==> flow/design.v <==
module PE (
	in_a,
	in_b,
	out_c
);
input	[15:0] in_a;  
input	[15:0] in_b;  
output	[9:0] out_c;
wire    [7:0] psum_l0[3:0];  
wire    [8:0] psum_l1[1:0];
assign psum_l0[0] = in_a[ 3: 0] * in_b[ 3: 0];   
assign psum_l0[1] = in_a[ 7: 4] * in_b[ 7: 4];
assign psum_l0[2] = in_a[11: 8] * in_b[11: 8];
assign psum_l0[3] = in_a[15:12] * in_b[15:12];
assign psum_l1[0] = psum_l0[0] + psum_l0[1];     
assign psum_l1[1] = psum_l0[2] + psum_l0[3];
assign out_c = psum_l1[0] + psum_l1[1];          
endmodule
module Bitblade (
	mode,
	in_a,
	in_b,
    out_c
);
input	mode;
input   [63:0] in_a;
input   [63:0] in_b;
output  [17:0] out_c;
wire    [15:0] pe_in_a[3:0];
wire    [15:0] pe_in_b[3:0];
wire    [ 9:0] pe_out_c[3:0];
wire	[31:0] aw, ax, ay, az;
wire	[31:0] bw, bx, by, bz;
assign aw = {in_a[60+4-1:60], in_a[52+4-1:52], in_a[44+4-1:44], in_a[36+4-1:36]};
assign ax = {in_a[56+4-1:56], in_a[48+4-1:48], in_a[40+4-1:40], in_a[32+4-1:32]};
assign ay = {in_a[28+4-1:28], in_a[20+4-1:20], in_a[12+4-1:12], in_a[ 4+4-1: 4]};
assign az = {in_a[24+4-1:24], in_a[16+4-1:16], in_a[ 8+4-1: 8], in_a[ 0+4-1: 0]};
assign bw = {in_b[60+4-1:60], in_b[52+4-1:52], in_b[44+4-1:44], in_b[36+4-1:36]};
assign bx = {in_b[56+4-1:56], in_b[48+4-1:48], in_b[40+4-1:40], in_b[32+4-1:32]};
assign by = {in_b[28+4-1:28], in_b[20+4-1:20], in_b[12+4-1:12], in_b[ 4+4-1: 4]};
assign bz = {in_b[24+4-1:24], in_b[16+4-1:16], in_b[ 8+4-1: 8], in_b[ 0+4-1: 0]};
assign pe_in_a[0] = (mode) ? aw : ay;
assign pe_in_a[1] = (mode) ? ax : az;
assign pe_in_a[2] = ay;
assign pe_in_a[3] = az;
assign pe_in_b[0] = (mode) ? bw : by;
assign pe_in_b[1] = (mode) ? bx : by;
assign pe_in_b[2] = (mode) ? by : bz;
assign pe_in_b[3] = bz;
PE pe0( .in_a(pe_in_a[0]), .in_b(pe_in_b[0]), .out_c(pe_out_c[0]));
PE pe1( .in_a(pe_in_a[1]), .in_b(pe_in_b[1]), .out_c(pe_out_c[1]));
PE pe2( .in_a(pe_in_a[2]), .in_b(pe_in_b[2]), .out_c(pe_out_c[2]));
PE pe3( .in_a(pe_in_a[3]), .in_b(pe_in_b[3]), .out_c(pe_out_c[3]));
assign out_c = (pe_out_c[0] << (mode ? 0 : 8)) + (pe_out_c[1] << (mode ? 0 : 4)) + (pe_out_c[2] << (mode ? 0 : 4)) + (pe_out_c[3] << (mode ? 0 : 0));
endmodule
module Cfu (
  input               cmd_valid,
  output              cmd_ready,
  input      [9:0]    cmd_payload_function_id,
  input      [31:0]   cmd_payload_inputs_0,
  input      [31:0]   cmd_payload_inputs_1,
  output reg          rsp_valid,
  input               rsp_ready,
  output reg [31:0]   rsp_payload_outputs_0,
  input               reset,
  input               clk
);
wire  [2:0] opcode;
wire  is_setting_mode, is_resetting_acc, is_accumlating, is_loading_upper;
reg         mode;  
reg   [31:0] upper_bitblade_in_a;
reg   [31:0] upper_bitblade_in_b;
wire  [63:0] bitblade_in_a;
wire  [63:0] bitblade_in_b;
wire  [31:0] bitblade_out_c;
assign opcode = cmd_payload_function_id[2:0];
assign is_setting_mode =  (cmd_valid) && (opcode == 0);
assign is_resetting_acc = (cmd_valid) && (opcode == 1);
assign is_loading_upper = (cmd_valid) && (opcode == 2);
assign is_accumlating =   (cmd_valid) && (opcode == 3);
always @(posedge clk) begin
  if (reset)
    mode <= 0;  
  else if (is_setting_mode)
    mode <= cmd_payload_function_id[3];
end
assign cmd_ready = ~rsp_valid;
always @(posedge clk) begin
  if (reset)          rsp_valid <= 1'b0;
  else if (rsp_valid) rsp_valid <= ~rsp_ready;   
  else if (cmd_valid) rsp_valid <= 1'b1;         
end
always @(posedge clk) begin
  if (reset)
    rsp_payload_outputs_0 <= 32'b0;
  else if (is_resetting_acc)
    rsp_payload_outputs_0 <= 32'b0;
  else if (is_accumlating)
    rsp_payload_outputs_0 <= rsp_payload_outputs_0 + bitblade_out_c;
end
always @(posedge clk) begin
  if (reset)                  upper_bitblade_in_a <= 0;
  else if (is_loading_upper)  upper_bitblade_in_a <= cmd_payload_inputs_0;
end
always @(posedge clk) begin
  if (reset)                  upper_bitblade_in_b <= 0;
  else if (is_loading_upper)  upper_bitblade_in_b <= cmd_payload_inputs_1;
end
assign bitblade_in_a = {upper_bitblade_in_a, cmd_payload_inputs_0};
assign bitblade_in_b = {upper_bitblade_in_b, cmd_payload_inputs_1};
Bitblade bitblade(
  .mode(mode),
  .in_a(bitblade_in_a),
  .in_b(bitblade_in_b),
  .out_c(bitblade_out_c)
);
endmodule
* Reports on Cfu
The steps from the RTL of Cfu to its reports follow in flow order.
Line numbers count from 1 in the design file above.
Cell names lack the library's common part.
Not given: --
- Top module :: Cfu
- Clock input :: clk
- Standard-cell library :: sky130hd
- Library corner :: tt_025C_1v80

* After elaboration
Counts by Yosys on the flattened word-level netlist (proc, flatten, opt, wreduce; memories kept). Register bits leave out memories and registers merged into their read ports (data or address); mux counts leave out enables and synchronous resets folded into registers. Print and check cells are left out. Cells with the same type and inputs are merged into one.
- Register bits :: 98
- Bits in latches :: 0
- Bits in writable memories :: 0
- ROM bits :: 0
- Clocked read ports x word width :: 0
- Memory cells :: 0
- Bits of input ports :: 78
- Cells after elaboration :: 60
- Add/sub/neg operators :: 16
- $mul :: 16
- Div/mod/pow operators :: 0
- $lt $le $gt $ge :: 0
- Eq/ne operators :: 3
- Shifts and indexed selects :: 3
- Multiplexer cells :: 9
- Bitwise gates (word level) :: 2
- Reduce/logical cells :: 6
** Operator list (count)
- multiplier 4 x 4 -> 8 bit :: 16
- left shift 10 x 32 -> 18 bit :: 3
- two-way mux 16 bit :: 5
- adder 8 x 8 -> 9 bit :: 8
- adder 9 x 9 -> 10 bit :: 4
- adder 18 bit :: 2
- adder 32 x 18 -> 32 bit :: 1
- adder 18 x 10 -> 18 bit :: 1
- == test 3 x 2 -> 1 bit (second input constant) :: 2
- logical AND 1 bit :: 4
- two-way mux 4 bit :: 1
- == test 3 x 1 -> 1 bit (second input constant) :: 1
- logical NOT 3 bit :: 1
- two-way mux 3 bit :: 1
- inverter 1 bit :: 2
- OR reduction 2 bit :: 1
- two-way mux 1 bit :: 2

* Longest topological paths
Depth = most cells in a row (Yosys ltp): at word level without a register or memory, in the mapped netlist without a sequential cell, where the memories' decode and read muxes count.
- Depth in word-level cells :: 9
- ABC_AREA :: 0
- Depth in mapped cells :: 50
- Mapped depth without buffers :: 45

* After synthesis
The flow's flattened synthesis, as Yosys stat reports it; memories are mapped. The netlist is that of the ABC_AREA named above (0 if unset); the other value can give another one.
- Mapped cells :: 1809
- Mapped area :: 16035.4 sq um
- Sequential part of the area :: 1961.9 sq um
- Mapped flip-flops :: 98
- Buffers :: 74
** Cells by type (count)
- fa_1 :: 223
- ha_1 :: 206
- dfxtp_1 :: 98
- inv_1 :: 305
- a32o_1 :: 88
- nand2_1 :: 227
- a21oi_1 :: 119
- nor2b_1 :: 81
- a32oi_1 :: 40
- and2_1 :: 50
- clkbuf_1 :: 67
- xnor2_1 :: 23
- nor2_1 :: 45
- xor2_1 :: 19
- mux2i_1 :: 16
- a21o_1 :: 21
- o21ai_0 :: 24
- nand2b_1 :: 16
Other cell types: 45; their cells: 141.
The figures by module come from a second, unflattened synthesis with its own total; it is not the netlist above.
- Cells (unflattened synthesis) :: 1926
- Area total of the unflattened synthesis :: 16049.1 sq um
Each row is one instance without its submodules.
** By module
- PE :: times used 4, cells 249, area 2208.4 sq um, seq. area 0.0 sq um
- Cfu :: times used 1, cells 576, area 4554.4 sq um, seq. area 1961.9 sq um
- Bitblade :: times used 1, cells 354, area 2661.3 sq um, seq. area 0.0 sq um

* Path before layout
OpenSTA on the mapped netlist: ideal clock, no wires. The path of least setup slack (recovery checks aside). Input and output delay are each 20% of the period. Register names are those of the netlist, which keeps one name where synthesis merged equal registers.
- Path type :: input to register
- From :: in cmd_payload_inputs_1[20]
- To :: reg rsp_payload_outputs_0[28]
- Period :: 13.5 ns
- Input delay :: 2.700 ns
- Setup time :: 0.070 ns
- Time at the first pin :: 2.700 ns
- Data arrival time :: 13.197 ns
- Data required time :: 13.430 ns
- Path slack :: 0.232 ns
- Path delay :: 10.567 ns
- Driving pins on the path :: 37
- Path buffers :: 2
- Synthesis period reached :: 13.268 ns
"path delay" = arrival - input delay + setup time.
"driving pins on the path" counts driving pins, that of a launching flip-flop among them; a cell with two outputs on the path counts twice.
"synthesis period reached" = period - worst setup slack (recovery checks aside). The figure is calculated, with input and output delays left at 20% of the set period.
Between the ends stands the longest chain of elaborated cells between them, by number of cells; it is not shown to be the way that was timed. Of several equally long chains one is given.
A line is the first line of the expression or statement that the cell stems from. Yosys adds cells for indexed reads and writes and turns some case tables into memories.
A register here has more assigning lines than the two given.
- Cells stage by stage :: clkbuf_1 mux2i_1 nand2b_1 fa_1 inv_1 fa_1 ha_1 fa_1 fa_1 ha_1 ha_1 fa_1 nand2_1 fa_1 fa_1 fa_1 fa_1 fa_1 inv_1 fa_1 fa_1 a211o_1 a21oi_1 o21ai_0 a21o_1 a31o_2 a21oi_1 xnor2_1 ha_1 nand4_4 nor2_4 nand4_2 nor3_2 nor3_1 buf_6 or4_1 a21oi_1
- Cells in the longest elaborated chain :: 9
- Elaborated cells on any way between the ends :: 19
- Source lines of those cells :: 8
- Classes of those cells :: add/sub: 10; mul: 3; shift: 3; mux: 3
** Ends and longest elaborated chain, after synthesis
- start: declaration :: line 61 : input      [31:0]   cmd_payload_inputs_1,
- two-way mux 16 bit :: line 46 : assign pe_in_b[0] = (mode) ? bw : by;
- multiplier 4 x 4 -> 8 bit :: line 13 : assign psum_l0[2] = in_a[11: 8] * in_b[11: 8];
- adder 8 x 8 -> 9 bit :: line 16 : assign psum_l1[1] = psum_l0[2] + psum_l0[3];
- adder 9 x 9 -> 10 bit :: line 17 : assign out_c = psum_l1[0] + psum_l1[1];
- left shift 10 x 32 -> 18 bit :: line 54 : assign out_c = (pe_out_c[0] << (mode ? 0 : 8)) + (pe_out_c[1] << (mode ? 0 : 4)) + (pe_out_c[2] << (mode ? 0 : ...
- adder 18 bit x2 :: line 54
- adder 18 x 10 -> 18 bit :: line 54
- adder 32 x 18 -> 32 bit :: line 99 : rsp_payload_outputs_0 <= rsp_payload_outputs_0 + bitblade_out_c;
- end: assignment :: line 97 : rsp_payload_outputs_0 <= 32'b0;
- end: assignment :: line 99
- end: declaration :: line 64 : output reg [31:0]   rsp_payload_outputs_0,

* Timing after layout
Path of least setup slack in the final report of run 2 (OpenROAD, finished layout, wires in). Where an end is a register, its clock arrival counts in the times.
- Path type :: input to register
- From :: in cmd_payload_inputs_1[31]
- To :: reg rsp_payload_outputs_0[28]
- Period :: 13.5 ns
- Input delay :: 2.70 ns
- Setup time :: 0.07 ns
- Time at the first pin :: 2.70 ns
- Data arrival time :: 13.47 ns
- Data required time :: 13.82 ns
- Path slack :: 0.35 ns
- Driving pins on the path :: 38
- Path buffers :: 4
Between the ends stands the longest chain of elaborated cells between them, by number of cells; it is not shown to be the way that was timed. Of several equally long chains one is given.
A register here has more assigning lines than the two given.
- Cells stage by stage :: buf_12 nor2b_1 buf_4 buf_6 a32oi_2 fa_1 fa_1 inv_1 fa_2 fa_2 fa_2 ha_4 fa_2 nand2_2 fa_1 fa_1 fa_1 fa_1 (+2 left out) fa_2 fa_2 a211o_1 a21oi_4 o21ai_4 a21o_1 a31o_2 a21oi_2 xnor2_2 ha_4 nand4_4 nor2_4 nand4_4 nor3_4 nor3_4 buf_6 or4_1 a21oi_1
- Cells in the longest elaborated chain :: 9
- Elaborated cells on any way between the ends :: 19
- Source lines of those cells :: 8
- Classes of those cells :: add/sub: 10; mul: 3; shift: 3; mux: 3
** Ends and longest elaborated chain, post-layout
- start: declaration :: line 61 : input      [31:0]   cmd_payload_inputs_1,
- two-way mux 16 bit :: line 46 : assign pe_in_b[0] = (mode) ? bw : by;
- multiplier 4 x 4 -> 8 bit :: line 14 : assign psum_l0[3] = in_a[15:12] * in_b[15:12];
- adder 8 x 8 -> 9 bit :: line 16 : assign psum_l1[1] = psum_l0[2] + psum_l0[3];
- adder 9 x 9 -> 10 bit :: line 17 : assign out_c = psum_l1[0] + psum_l1[1];
- left shift 10 x 32 -> 18 bit :: line 54 : assign out_c = (pe_out_c[0] << (mode ? 0 : 8)) + (pe_out_c[1] << (mode ? 0 : 4)) + (pe_out_c[2] << (mode ? 0 : ...
- adder 18 bit x2 :: line 54
- adder 18 x 10 -> 18 bit :: line 54
- adder 32 x 18 -> 32 bit :: line 99 : rsp_payload_outputs_0 <= rsp_payload_outputs_0 + bitblade_out_c;
- end: assignment :: line 97 : rsp_payload_outputs_0 <= 32'b0;
- end: assignment :: line 99
- end: declaration :: line 64 : output reg [31:0]   rsp_payload_outputs_0,

Data sheet: physical implementation of Cfu

Settings and measured results of 4 stored flow runs for module Cfu (sky130hd), not sorted in any way. The constraints put input and output delay at 20% of the set period each and load the outputs with 0.01 pF.
"clock period achieved": clock period set for the run, less the worst setup slack. It is reckoned from that one timing run; input and output delays stay at 20% of the period that was set.
"time on the worst setup path": the worst setup path's part of the clock period (all of it between registers, 20% less for each end at a port) less its slack. A launch clock that arrives late makes it longer, a capture clock that arrives late makes it shorter.

* Run 1
** Files
==> flow/run.sh <==
#!/bin/bash
# the make line also repeats the synthesis and layout settings of config.mk as NAME=value (left out here)
make -C /OpenROAD-flow-scripts/flow DESIGN_CONFIG=/design/flow/config.mk WORK_HOME=/design/flow/orfs CLKGATE_MAP_FILE= finish
==> flow/config.mk <==
export PLATFORM = sky130hd
export DESIGN_NAME = Cfu
export DESIGN_NICKNAME = Cfu
export VERILOG_FILES = /design/flow/design.v
export SDC_FILE = /design/flow/constraint.sdc
export NUM_CORES = 4
export LEC_CHECK = 0
export ABC_AREA = 1
export CAP_MARGIN = 30
export CELL_PAD_IN_SITES_GLOBAL_PLACEMENT = 1
export CORE_MARGIN = 2
export CORE_UTILIZATION = 66
export GPL_ROUTABILITY_DRIVEN = 0
export GPL_TIMING_DRIVEN = 1
export HOLD_SLACK_MARGIN = 0.03
export MAX_ROUTING_LAYER = met5
export MIN_ROUTING_LAYER = met2
export PLACE_DENSITY = 0.75
export SETUP_SLACK_MARGIN = -0.3
export SLEW_MARGIN = 20
export TNS_END_PERCENT = 20
==> flow/constraint.sdc <==
create_clock -name core_clock -period 13.5 [get_ports {clk}]
set_input_delay 2.7000 -clock core_clock [delete_from_list [all_inputs] [get_ports {clk}]]
set_output_delay 2.7000 -clock core_clock [all_outputs]
set_load 0.01 [all_outputs]
** Results
No results, placement failed with GPL-0301.

* Run 2
** Files
==> flow/run.sh <==
#!/bin/bash
# the make line also repeats the synthesis and layout settings of config.mk as NAME=value (left out here)
make -C /OpenROAD-flow-scripts/flow DESIGN_CONFIG=/design/flow/config.mk WORK_HOME=/design/flow/orfs CLKGATE_MAP_FILE= finish
==> flow/config.mk <==
export PLATFORM = sky130hd
export DESIGN_NAME = Cfu
export DESIGN_NICKNAME = Cfu
export VERILOG_FILES = /design/flow/design.v
export SDC_FILE = /design/flow/constraint.sdc
export NUM_CORES = 4
export LEC_CHECK = 0
export CAP_MARGIN = 25
export CELL_PAD_IN_SITES_GLOBAL_PLACEMENT = 1
export CORE_MARGIN = 6
export CORE_UTILIZATION = 40
export CTS_CLUSTER_DIAMETER = 269
export CTS_CLUSTER_SIZE = 75
export GPL_ROUTABILITY_DRIVEN = 0
export GPL_TIMING_DRIVEN = 0
export MAX_ROUTING_LAYER = met4
export SETUP_SLACK_MARGIN = 3.81
export SLEW_MARGIN = 20
==> flow/constraint.sdc <==
create_clock -name core_clock -period 13.5 [get_ports {clk}]
set_input_delay 2.7000 -clock core_clock [delete_from_list [all_inputs] [get_ports {clk}]]
set_output_delay 2.7000 -clock core_clock [all_outputs]
set_load 0.01 [all_outputs]
** Results
- Die area :: 45,037.3 sq um
- Time on the worst setup path :: 10.45 ns
- Worst path kind :: input to register
- Final worst hold slack :: 0.484 ns
- Area of the synthesized netlist :: 16,035.4 sq um
- Standard-cell area of the final layout :: 20,060.5 sq um
- Setup slack of the worst path :: 0.353 ns
- Clock period achieved :: 13.147 ns
- Final utilization :: 51.3%
- Final setup TNS :: 0.000 ns

* Run 3
** Files
==> flow/run.sh <==
#!/bin/bash
# the make line also repeats the synthesis and layout settings of config.mk as NAME=value (left out here)
make -C /OpenROAD-flow-scripts/flow DESIGN_CONFIG=/design/flow/config.mk WORK_HOME=/design/flow/orfs CLKGATE_MAP_FILE= finish
==> flow/config.mk <==
export PLATFORM = sky130hd
export DESIGN_NAME = Cfu
export DESIGN_NICKNAME = Cfu
export VERILOG_FILES = /design/flow/design.v
export SDC_FILE = /design/flow/constraint.sdc
export NUM_CORES = 4
export LEC_CHECK = 0
export CAP_MARGIN = 20
export CORE_MARGIN = 2
export CORE_UTILIZATION = 40
export SLEW_MARGIN = 20
==> flow/constraint.sdc <==
create_clock -name core_clock -period 13.5 [get_ports {clk}]
set_input_delay 2.7000 -clock core_clock [delete_from_list [all_inputs] [get_ports {clk}]]
set_output_delay 2.7000 -clock core_clock [all_outputs]
set_load 0.01 [all_outputs]
** Results
- Die area :: 41,705.8 sq um
- Time on the worst setup path :: 10.62 ns
- Worst path kind :: input to register
- Final worst hold slack :: 0.482 ns
- Area of the synthesized netlist :: 16,035.4 sq um
- Standard-cell area of the final layout :: 20,294.5 sq um
- Setup slack of the worst path :: 0.177 ns
- Clock period achieved :: 13.323 ns
- Final utilization :: 51.2%
- Final setup TNS :: 0.000 ns

* Run 4
** Files
==> flow/run.sh <==
#!/bin/bash
# the make line also repeats the synthesis and layout settings of config.mk as NAME=value (left out here)
make -C /OpenROAD-flow-scripts/flow DESIGN_CONFIG=/design/flow/config.mk WORK_HOME=/design/flow/orfs CLKGATE_MAP_FILE= finish
==> flow/config.mk <==
export PLATFORM = sky130hd
export DESIGN_NAME = Cfu
export DESIGN_NICKNAME = Cfu
export VERILOG_FILES = /design/flow/design.v
export SDC_FILE = /design/flow/constraint.sdc
export NUM_CORES = 4
export LEC_CHECK = 0
export ABC_AREA = 0
export CAP_MARGIN = 20
export CELL_PAD_IN_SITES_GLOBAL_PLACEMENT = 1
export CORE_ASPECT_RATIO = 0.66
export CORE_MARGIN = 2
export CORE_UTILIZATION = 53
export CTS_CLUSTER_DIAMETER = 233
export SETUP_SLACK_MARGIN = -1.29
export SLEW_MARGIN = 20
==> flow/constraint.sdc <==
create_clock -name core_clock -period 14.4 [get_ports {clk}]
set_input_delay 2.8800 -clock core_clock [delete_from_list [all_inputs] [get_ports {clk}]]
set_output_delay 2.8800 -clock core_clock [all_outputs]
set_load 0.01 [all_outputs]
** Results
- Die area :: 31,692.8 sq um
- Time on the worst setup path :: 11.70 ns
- Worst path kind :: input to register
- Final worst hold slack :: 0.481 ns
- Area of the synthesized netlist :: 16,035.4 sq um
- Standard-cell area of the final layout :: 18,978.2 sq um
- Setup slack of the worst path :: -0.183 ns
- Clock period achieved :: 14.583 ns
- Final utilization :: 64.1%
- Final setup TNS :: -0.845 ns
